==> flow/design.v <==
module encode_fsm(input logic [247:0] data, input logic clk_out, reset, start, output logic [61:0] coded_kmer, output logic coded_ready);
    always_ff @(posedge clk_out) begin
        if(reset==0) begin
            coded_ready<=0;
        end
        else if(start) begin  
            coded_kmer[ 0 ]<=data[ 1 ]^data[ 2 ];
            coded_kmer[ 2 ]<=data[ 9 ]^data[ 10 ];
            coded_kmer[ 4 ]<=data[ 17 ]^data[ 18 ];
            coded_kmer[ 6 ]<=data[ 25 ]^data[ 26 ];
            coded_kmer[ 8 ]<=data[ 33 ]^data[ 34 ];
            coded_kmer[ 10 ]<=data[ 41 ]^data[ 42 ];
            coded_kmer[ 12 ]<=data[ 49 ]^data[ 50 ];
            coded_kmer[ 14 ]<=data[ 57 ]^data[ 58 ];
            coded_kmer[ 16 ]<=data[ 65 ]^data[ 66 ];
            coded_kmer[ 18 ]<=data[ 73 ]^data[ 74 ];
            coded_kmer[ 20 ]<=data[ 81 ]^data[ 82 ];
            coded_kmer[ 22 ]<=data[ 89 ]^data[ 90 ];
            coded_kmer[ 24 ]<=data[ 97 ]^data[ 98 ];
            coded_kmer[ 26 ]<=data[ 105 ]^data[ 106 ];
            coded_kmer[ 28 ]<=data[ 113 ]^data[ 114 ];
            coded_kmer[ 30 ]<=data[ 121 ]^data[ 122 ];
            coded_kmer[ 32 ]<=data[ 129 ]^data[ 130 ];
            coded_kmer[ 34 ]<=data[ 137 ]^data[ 138 ];
            coded_kmer[ 36 ]<=data[ 145 ]^data[ 146 ];
            coded_kmer[ 38 ]<=data[ 153 ]^data[ 154 ];
            coded_kmer[ 40 ]<=data[ 161 ]^data[ 162 ];
            coded_kmer[ 42 ]<=data[ 169 ]^data[ 170 ];
            coded_kmer[ 44 ]<=data[ 177 ]^data[ 178 ];
            coded_kmer[ 46 ]<=data[ 185 ]^data[ 186 ];
            coded_kmer[ 48 ]<=data[ 193 ]^data[ 194 ];
            coded_kmer[ 50 ]<=data[ 201 ]^data[ 202 ];
            coded_kmer[ 52 ]<=data[ 209 ]^data[ 210 ];
            coded_kmer[ 54 ]<=data[ 217 ]^data[ 218 ];
            coded_kmer[ 56 ]<=data[ 225 ]^data[ 226 ];
            coded_kmer[ 58 ]<=data[ 233 ]^data[ 234 ];
            coded_kmer[ 60 ]<=data[ 241 ]^data[ 242 ];
            coded_kmer[ 1 ]<=data[ 2 ];
            coded_kmer[ 3 ]<=data[ 10 ];
            coded_kmer[ 5 ]<=data[ 18 ];
            coded_kmer[ 7 ]<=data[ 26 ];
            coded_kmer[ 9 ]<=data[ 34 ];
            coded_kmer[ 11 ]<=data[ 42 ];
            coded_kmer[ 13 ]<=data[ 50 ];
            coded_kmer[ 15 ]<=data[ 58 ];
            coded_kmer[ 17 ]<=data[ 66 ];
            coded_kmer[ 19 ]<=data[ 74 ];
            coded_kmer[ 21 ]<=data[ 82 ];
            coded_kmer[ 23 ]<=data[ 90 ];
            coded_kmer[ 25 ]<=data[ 98 ];
            coded_kmer[ 27 ]<=data[ 106 ];
            coded_kmer[ 29 ]<=data[ 114 ];
            coded_kmer[ 31 ]<=data[ 122 ];
            coded_kmer[ 33 ]<=data[ 130 ];
            coded_kmer[ 35 ]<=data[ 138 ];
            coded_kmer[ 37 ]<=data[ 146 ];
            coded_kmer[ 39 ]<=data[ 154 ];
            coded_kmer[ 41 ]<=data[ 162 ];
            coded_kmer[ 43 ]<=data[ 170 ];
            coded_kmer[ 45 ]<=data[ 178 ];
            coded_kmer[ 47 ]<=data[ 186 ];
            coded_kmer[ 49 ]<=data[ 194 ];
            coded_kmer[ 51 ]<=data[ 202 ];
            coded_kmer[ 53 ]<=data[ 210 ];
            coded_kmer[ 55 ]<=data[ 218 ];
            coded_kmer[ 57 ]<=data[ 226 ];
            coded_kmer[ 59 ]<=data[ 234 ];
            coded_kmer[ 61 ]<=data[ 242 ];
            coded_ready<=1;
        end
        else if(coded_ready) begin  
            coded_ready<=0;      
        end
    end
endmodule
module canonic_fsm(input logic clk_out, reset, coded_ready, input logic [61:0]coded_kmer, 
					  output logic [61:0]k_canon, output logic canon_ready);  
	logic [61:0]k;    
	logic state;  
	always_ff @(posedge clk_out) begin
		if(reset==0) begin
			state<=0;
		end
		else if(coded_ready) begin
			state<=1;
		end
		else if(canon_ready) begin
			state<=0;	
		end	
	end
    always_comb begin
        begin
			k[ 1 : 0 ]=~coded_kmer[ 61 : 60 ];
			k[ 3 : 2 ]=~coded_kmer[ 59 : 58 ];
			k[ 5 : 4 ]=~coded_kmer[ 57 : 56 ];
			k[ 7 : 6 ]=~coded_kmer[ 55 : 54 ];
			k[ 9 : 8 ]=~coded_kmer[ 53 : 52 ];
			k[ 11 : 10 ]=~coded_kmer[ 51 : 50 ];
			k[ 13 : 12 ]=~coded_kmer[ 49 : 48 ];
			k[ 15 : 14 ]=~coded_kmer[ 47 : 46 ];
			k[ 17 : 16 ]=~coded_kmer[ 45 : 44 ];
			k[ 19 : 18 ]=~coded_kmer[ 43 : 42 ];
			k[ 21 : 20 ]=~coded_kmer[ 41 : 40 ];
			k[ 23 : 22 ]=~coded_kmer[ 39 : 38 ];
			k[ 25 : 24 ]=~coded_kmer[ 37 : 36 ];
			k[ 27 : 26 ]=~coded_kmer[ 35 : 34 ];
			k[ 29 : 28 ]=~coded_kmer[ 33 : 32 ];
			k[ 31 : 30 ]=~coded_kmer[ 31 : 30 ];
			k[ 33 : 32 ]=~coded_kmer[ 29 : 28 ];
			k[ 35 : 34 ]=~coded_kmer[ 27 : 26 ];
			k[ 37 : 36 ]=~coded_kmer[ 25 : 24 ];
			k[ 39 : 38 ]=~coded_kmer[ 23 : 22 ];
			k[ 41 : 40 ]=~coded_kmer[ 21 : 20 ];
			k[ 43 : 42 ]=~coded_kmer[ 19 : 18 ];
			k[ 45 : 44 ]=~coded_kmer[ 17 : 16 ];
			k[ 47 : 46 ]=~coded_kmer[ 15 : 14 ];
			k[ 49 : 48 ]=~coded_kmer[ 13 : 12 ];
			k[ 51 : 50 ]=~coded_kmer[ 11 : 10 ];
			k[ 53 : 52 ]=~coded_kmer[ 9 : 8 ];
			k[ 55 : 54 ]=~coded_kmer[ 7 : 6 ];
			k[ 57 : 56 ]=~coded_kmer[ 5 : 4 ];
			k[ 59 : 58 ]=~coded_kmer[ 3 : 2 ];
			k[ 61 : 60 ]=~coded_kmer[ 1 : 0 ];
			if(k<coded_kmer) begin
				k_canon=k;
			end
			else begin
				k_canon=coded_kmer;  
			end
		end
		canon_ready=state;
    end                                                     
endmodule
module k_canon_to_hash_result_velocidad_3pasos(input logic clk_out, reset, canon_ready, input logic [61:0]k_canon,  
							  output logic [63:0] hash_result, output logic hash_ready);
    logic [63:0] k0, k1, k2, k3, k4, k5, k6;
	logic [8:0] state, nextstate;  
	logic [31:0] x0, x1, x2, x3, x4, x5,x6, x7, x8, x9, 
	             x0_, x1_, x2_, x3_, x4_, x5_,x6_, x7_, x8_, x9_;
	logic [18:0] y0, y1, y2, w0, w1, w2, n0, 
				 y0_, y1_, y2_, w0_, w1_, w2_, n0_;
	always_ff @(posedge clk_out) begin
		if(reset==0) begin
			state<=0;
			hash_ready<=0;
		end
		else if(canon_ready) begin
			state<=1;
		end  
		else if(state==0) begin
			hash_ready<=0;  
		end	 
		else if(state==1) begin
			state<=2;
		end  
		else if(state==2) begin
			state<=3;
		end  
		else if(state==3) begin
			state<=4;
		end  
		else if(state==4) begin
			state<=5;
		end  
		else if(state==5) begin
			state<=6;
		end  
		else if(state==6) begin
			state<=7;
		end  
		else if(state==7) begin
			state<=8;		
		end  
		else if(state==8) begin
			state<=9;
		end  
		else if(state==9) begin
			state<=10;
		end  
		else if(state==10) begin
			state<=11;
		end  
		else if(state==11) begin
			state<=12;
		end  
		else if(state==12) begin
			state<=13;
		end  
		else if(state==13) begin
			state<=14;
		end  
		else if(state==14) begin
			state<=0;
			hash_ready<=1;
		end  
	end  
	always_ff @(posedge clk_out) begin
	case(state)
		1: k0 <= k_canon>>33;
		2: k1 <= k0^k_canon;
		3: begin
			x0<=k1[15:0]*'b1000110011001101;
			x1<=k1[31:16]*'b1000110011001101;
			x2<=k1[15:0]*'b1110110101010101;
			x3<=k1[15:0]*'b1010111111010111;
			x4<=k1[31:16]*'b1110110101010101;
			x5<=k1[47:32]*'b1000110011001101;
			x6<=k1[15:0]*'b1111111101010001;
			x7<=k1[31:16]*'b1010111111010111;
			x8<=k1[47:32]*'b1110110101010101;
			x9<=k1[63:48]*'b1000110011001101;
		end
		4: begin
			y0<= x3[31:16]  + x4[31:16]  + x5[31:16];
			y1<= x6[15:0] + x7[15:0] + x8[15:0];
			w0<= x1[31:16] + x2[31:16] + x3[15:0];
			w1<= x4[15:0] + x5[15:0];
			n0<= x0[31:16] + x2[15:0] + x1[15:0];
			k2[15:0]<= x0[15:0];
		end
		5: begin
			y2<= y0 + y1 + x9[15:0];
			w2<= w0 + w1 + n0[17:16];
			k2[31:16]<=n0;
		end
		6: begin
			k2[63:48]<= y2 + w2[18:16];
			k2[47:32]<= w2;		
		end
		7: k3 <= k2>>33;
		8: k4 <= k3^k2;
		9: begin
			x0_<=k4[15:0]*'b1110110001010011;
			x1_<=k4[31:16]*'b1110110001010011;
			x2_<=k4[15:0]*'b0001101010000101;
			x3_<=k4[15:0]*'b1011100111111110;
			x4_<=k4[31:16]*'b0001101010000101;
			x5_<=k4[47:32]*'b1110110001010011;
			x6_<=k4[15:0]*'b1100010011001110;
			x7_<=k4[31:16]*'b1011100111111110;
			x8_<=k4[47:32]*'b0001101010000101;
			x9_<=k4[63:48]*'b1110110001010011;
		end
		10: begin
            y0_<= x3_[31:16]  + x4_[31:16]  + x5_[31:16];
			y1_<= x6_[15:0] + x7_[15:0] + x8_[15:0];
			w0_<= x1_[31:16] + x2_[31:16] + x3_[15:0];
			w1_<= x4_[15:0] + x5_[15:0];
			n0_<= x0_[31:16] + x2_[15:0] + x1_[15:0];
			k5[15:0]<= x0_[15:0];
		end
		11: begin
			y2_<= y0_ + y1_ + x9_[15:0];
			w2_<= w0_ + w1_ + n0_[17:16];
			k5[31:16]<=n0_;
        end
		12: begin
			k5[63:48]<= y2_ + w2_[18:16];
			k5[47:32]<= w2_;
		end
		13: k6 <= k5>>33;
		14: hash_result <= k6^k5;
	endcase
	end
endmodule: k_canon_to_hash_result_velocidad_3pasos
module ldz_position(input logic reset, clk_out, hash_ready, input logic [63:0]hash_result, input logic start,  
output logic [5:0]ldz, output logic ldz_ready, output logic [31:0] sum_ldz);
	logic state;  
	logic [63:0]Ms;
    logic [31:0] bits32;
    logic [15:0] bits16;
    logic [8:0] bits8;
    logic [3:0] bits4;
    logic [1:0] bits2; 
    logic bits[31:0];
	always_ff @(posedge clk_out) begin
	    if(reset==0) begin
            ldz_ready<= 0;
            sum_ldz<=0;
            state<=0;
        end
        else begin
		if(hash_ready) begin
			state<=1;
		end
		else begin
			state<=0;	
		end	
        if(state) begin
            ldz_ready<=1;
            sum_ldz<=sum_ldz+ldz;
        end
        else begin
            ldz_ready<=0;
        end
        end
	end 
    always_comb begin
        begin
			Ms[13:0]=14'b10000000000000;
			Ms[63:14]=hash_result[63:14];
			ldz[5]=(Ms[63:32]==0);  
			if(ldz[5])
				bits32= Ms[31:0];
			else
				bits32[31:0]= Ms[63:32];  
			ldz[4]= (bits32[31:16]==0);  
			 if(ldz[4])
				bits16=bits32[15:0]; 
			 else             
				bits16=bits32[31:16];  
			 ldz[3]=(bits16[15:8]==0);  
			 if(ldz[3])
				bits8=bits16[7:0];
			 else
				bits8=bits16[15:8];
			 ldz[2]=(bits8[7:4]==0);
			 if(ldz[2])
				bits4=bits8[3:0];  
			 else
				bits4=bits8[7:4];
			 ldz[1]=(bits4[3:2]==0); 
			 if(ldz[1])
				bits2=bits4[1:0];            
			 else
				bits2=bits4[3:2];			 
			 ldz[0]=(bits2[1]==0); 
		end
    end
endmodule: ldz_position
module kmer_hash_top(
    input  logic        clk_out,
    input  logic        reset,         
    input  logic        in_valid,
    input  logic [7:0]  in_char,
    output logic        in_ready,
    output logic        out_valid,
    output logic [63:0] out_hash,
    output logic [5:0]  out_ldz,
    output logic [31:0] out_sum
);
    logic [247:0] data;
    logic [4:0]   count;
    logic         busy;
    logic         start;
    logic [61:0]  coded_kmer;  logic coded_ready;
    logic [61:0]  k_canon;     logic canon_ready;
    logic [63:0]  hash_result; logic hash_ready;
    logic [5:0]   ldz;         logic ldz_ready;
    logic [31:0]  sum_ldz;
    assign in_ready = ~busy;
    always_ff @(posedge clk_out) begin
        if(reset==0) begin
            data<=0;
            count<=0;
            busy<=0;
            start<=0;
        end
        else begin
            start<=0;
            if(in_valid && !busy) begin
                if(in_char==8'b0) begin
                    data<=0;
                    count<=0;
                end
                else begin
                    data[247:8]<=data[239:0];
                    data[7:0]<=in_char;
                    if(count>=30) begin
                        count<=31;
                        start<=1;
                        busy<=1;
                    end
                    else begin
                        count<=count+1;
                    end
                end
            end
            else if(hash_ready) begin
                busy<=0;
            end
        end
    end
    encode_fsm f1(.data(data), .clk_out(clk_out), .reset(reset), .start(start),
                  .coded_kmer(coded_kmer), .coded_ready(coded_ready));
    canonic_fsm f2(.clk_out(clk_out), .reset(reset), .coded_ready(coded_ready),
                   .coded_kmer(coded_kmer), .k_canon(k_canon), .canon_ready(canon_ready));
    k_canon_to_hash_result_velocidad_3pasos f3(.clk_out(clk_out), .reset(reset),
                   .canon_ready(canon_ready), .k_canon(k_canon),
                   .hash_result(hash_result), .hash_ready(hash_ready));
    ldz_position f4(.reset(reset), .clk_out(clk_out), .hash_ready(hash_ready),
                    .hash_result(hash_result), .start(start),
                    .ldz(ldz), .ldz_ready(ldz_ready), .sum_ldz(sum_ldz));
    assign out_valid = ldz_ready;
    assign out_hash  = hash_result;
    assign out_ldz   = ldz;
    assign out_sum   = sum_ldz;
endmodule
* Tool chain data of kmer_hash_top *
What the tools print for kmer_hash_top, step after step.
Lines are those of the file above, counted from 1.
Operators carry their Yosys type and port widths (W data, S select, Z words).
Cell names lack the library's common part.
The mark - stands for no value.

set-up
  design top = kmer_hash_top
  clock port = clk_out
  cell library = sky130hd
  timing corner = tt_025C_1v80

* Elaborated design *
Yosys after proc, flatten, opt, wreduce and memory -nomap, before mapping. Memory bits, and registers merged into a memory's read port (data or address), are not among the register bits. Print and check cells are not counted. Equal cells are merged and count once.

cells by class
  add/sub/neg operators = 30
  multipliers = 20
  $lt $le $gt $ge = 2
  eq/ne operators = 30
  muxes and demuxes = 50
  bitwise operators = 71
  reduce/logical cells = 20

operator list
  cell                      number
  $mul A16 B16 Y32 const B  9
  $mul A16 B13 Y29 const B  2
  $mul A16 B16 Y16 const B  2
  $mul A16 B15 Y15 const B  2
  $mul A16 B15 Y31 const B  1
  $mul A16 B14 Y16 const B  2
  $mux W235                 1
  $mul A16 B13 Y16 const B  1
  $add A16 B16 Y16          12
  $mul A16 B9 Y16 const B   1
  $xor A31 B64 Y64          2
  $mux W9                   14
  $add A16 B16 Y17          6
  $eq A9 B4 Y1 const B      7
  $not A2 Y2                31
  $xor A29 B62 Y62          1
  $lt A62 B62 Y1            1
  $mux W62                  1
  $add A19 B16 Y19          2
  $add A19 B19 Y19          2
  $add A19 B2 Y19           2
  $add A17 B16 Y18          2
  $eq A9 B3 Y1 const B      4
  $add A16 B3 Y16           2
  $add A32 B6 Y32           1
  $logic_not A32 Y1         1
  $mux W32                  1
  $xor A1 B1 Y1             31

Other operator kinds: 28; their cells: 79.

word-level totals
  register bits after elaboration = 1524
  output and inout bits = 104

* Depth *
Yosys ltp: most cells in a row. Word level: on the elaborated netlist, between registers, memories and ports. Mapped: between sequential cells and ports; inverters and the memories' decode and read muxes count.

depth
  word-level depth = 17
  ABC_AREA = 0
  mapped depth = 24
  depth with buffers taken out = 23

* After synthesis *
Source: synth_stat.txt of the flow (Yosys; design flattened, memories mapped). It holds for the ABC_AREA given above (unset counts as 0); a run with the other value may have another netlist.
The area totals of this step are shown rounded.

cell types
  cell      number  total area (um^2)
  edfxtp_1  1191    3.58E+04
  fa_1      1314    2.63E+04
  ha_1      2072    2.59E+04
  inv_1     2427    9.11E+03
  xnor2_1   597     5.23E+03
  dfxtp_1   121     2.42E+03
  a21oi_1   443     2.22E+03
  xor2_1    251     2.2E+03
  o21ai_0   285     1.43E+03
  nor2_1    371     1.39E+03
  nand2_1   311     1167.37
  a21o_1    147     1.1E+03
  nand3_1   171     855.821
  nor3_1    154     770.739
  o21bai_1  82      615.59
  o21a_1    75      563.04
  a211oi_1  57      427.91
  mux2i_1   40      400.384

Not listed: further types 63, cells in them 762.

mapped netlist
  cells in the netlist = 10871
  chip area (Yosys) = 123000 um^2
  mapped flip-flops = 1312
  buffer cells = 54

The figures by module come from a second, unflattened synthesis with its own total; it is not the netlist above.

unflattened totals
  cell total of the unflattened synthesis = 11741
  area (unflattened synthesis) = 132000 um^2

Rows give one instance, submodules left out.

modules
  module                                   times used  cells  area (um^2)  seq. area (um^2)
  k_canon_to_hash_result_velocidad_3pasos  1           9986   115000       34200
  kmer_hash_top                            1           1172   11000        5100
  ldz_position                             1           279    2360         681
  encode_fsm                               1           96     2170         1880
  canonic_fsm                              1           208    1650         20.0

* Path before layout *
OpenSTA on the mapped netlist: ideal clock, no wires. The path of least setup slack (recovery checks aside). Input and output delay are each 20% of the period. Register names are those of the netlist, which keeps one name where synthesis merged equal registers.

path post-synthesis
  path type = register -> register
  from = reg f3.k1[5]
  to = reg f3.x3[31]
  period = 7.5 ns
  library setup time = 0.277 ns
  launch time at the first pin = 0.000 ns
  data arrival time = 6.197 ns
  required time = 7.223 ns
  setup slack = 1.025 ns
  delay of the path = 6.474 ns
  driving pins on the path = 24
  buffers on the path = 0
  synthesis period reached = 6.475 ns

"delay of the path" is the arrival time less input delay plus setup time.
"driving pins on the path": output pins that drive a net of the path, with the launching flip-flop's if there is one; two outputs of one cell count as two.
"synthesis period reached" = period - worst setup slack (recovery checks aside). The figure is calculated, with input and output delays left at 20% of the set period.
The rows between start and end are the longest chain of elaborated cells between them; the timing report does not say that the signal goes this way. Where chains are equally long, one stands for them.
A line is the first line of the expression or statement that the cell stems from. Yosys adds cells for indexed reads and writes and turns some case tables into memories.

on the way, post-synthesis
  cells stage by stage = edfxtp_1 -> inv_1 -> ha_1 -> fa_1 -> inv_1 -> fa_1 -> inv_1 -> fa_1 -> inv_1 -> fa_1 -> inv_1 -> fa_1 -> inv_1 -> ha_1 -> or3_1 -> or3_1 -> nor3_1 -> o31ai_1 -> a31oi_1 -> a21o_1 -> o31a_1 -> o21ai_1 -> o311ai_0 -> o211ai_1
  length of the longest elaborated chain = 1
  elaborated cells between the ends (all ways) = 1
  those cells by class = mul: 1

ends and longest elaborated chain, post-synthesis
  element           line  text
  start, declared   136   logic [63:0] k0, k1, k2, k3, k4, k5, k6;
  start, assigned   200   2: k1 <= k0^k_canon;
  $mul A16 B16 Y32  205   x3<=k1[15:0]*'b1010111111010111;
  end, assigned     205
  end, declared     138   logic [31:0] x0, x1, x2, x3, x4, x5,x6, x7, x8, x9,

* Timing after layout *
Path of least setup slack in the final report of run 1 (OpenROAD, finished layout, wires in). Where an end is a register, its clock arrival counts in the times.

path post-layout
  path type = register -> register
  from = reg f3.k1[10]
  to = reg f3.x3[31]
  period = 4.91 ns
  library setup time = 0.26 ns
  launch time at the first pin = 0.83 ns
  data arrival time = 6.71 ns
  required time = 5.47 ns
  setup slack = -1.24 ns
  driving pins on the path = 25
  buffers on the path = 1

The rows between start and end are the longest chain of elaborated cells between them; the timing report does not say that the signal goes this way. Where chains are equally long, one stands for them.

on the way, post-layout
  cells stage by stage = edfxtp_1 -> buf_12 -> ha_4 -> inv_2 -> fa_1 -> inv_1 -> fa_1 -> inv_1 -> fa_1 -> inv_1 -> fa_1 -> inv_2 -> fa_1 -> inv_1 -> ha_2 -> or3_4 -> or3_4 -> nor3_4 -> o31ai_4 -> a31oi_2 -> a21o_1 -> o31a_1 -> o21ai_2 -> o311ai_2 -> o211ai_1
  length of the longest elaborated chain = 1
  elaborated cells between the ends (all ways) = 1
  those cells by class = mul: 1

ends and longest elaborated chain, post-layout
  element           line  text
  start, declared   136   logic [63:0] k0, k1, k2, k3, k4, k5, k6;
  start, assigned   200   2: k1 <= k0^k_canon;
  $mul A16 B16 Y32  205   x3<=k1[15:0]*'b1010111111010111;
  end, assigned     205
  end, declared     138   logic [31:0] x0, x1, x2, x3, x4, x5,x6, x7, x8, x9,

3 stored runs of kmer_hash_top in the flow (synthesis by Yosys, layout by OpenROAD, sky130hd cells), in arbitrary order. Constraints: input delay and output delay 20% of the set period each, output load 0.01 pF.
"time of the worst setup path" means the part of the period allowed to the worst setup path (the constraints hold back 20% at inputs and 20% at outputs) less its slack; where the path has registers, the arrival times of their clocks count too.
Measured values are rounded.
A setting shown as . is not set for that run.
A result given as . is not shown for that run.

item                                    run 1                 run 2                 run 3
ABC_AREA                                0                     .                     .
CELL_PAD_IN_SITES_GLOBAL_PLACEMENT      0                     .                     3
CORE_UTILIZATION                        57                    20                    52
GPL_ROUTABILITY_DRIVEN                  0                     .                     1
MAX_ROUTING_LAYER                       met4                  .                     met5
PLACE_DENSITY_LB_ADDON                  0.16                  .                     .
SLEW_MARGIN                             10                    20                    20
TNS_END_PERCENT                         50                    .                     80
period_ns                               4.91                  7.24                  7.22
CAP_MARGIN                              20                    20                    35
CORE_MARGIN                             2                     2                     5
CELL_PAD_IN_SITES_DETAIL_PLACEMENT      .                     .                     2
CORE_ASPECT_RATIO                       .                     .                     0.94
cell area after synthesis (um^2)        123000                123000                .
utilization of the finished layout (%)  70.7                  22.9                  .
total negative slack (ns)               -122                  0.000                 .
time of the worst setup path (ns)       6.15                  6.77                  .
type of the worst setup path            register -> register  register -> register  .
die size (um^2)                         220000                623000                .
worst slack on setup checks (ns)        -1.24                 0.468                 .

Run 3: did not finish, routing stopped with GRT-0232
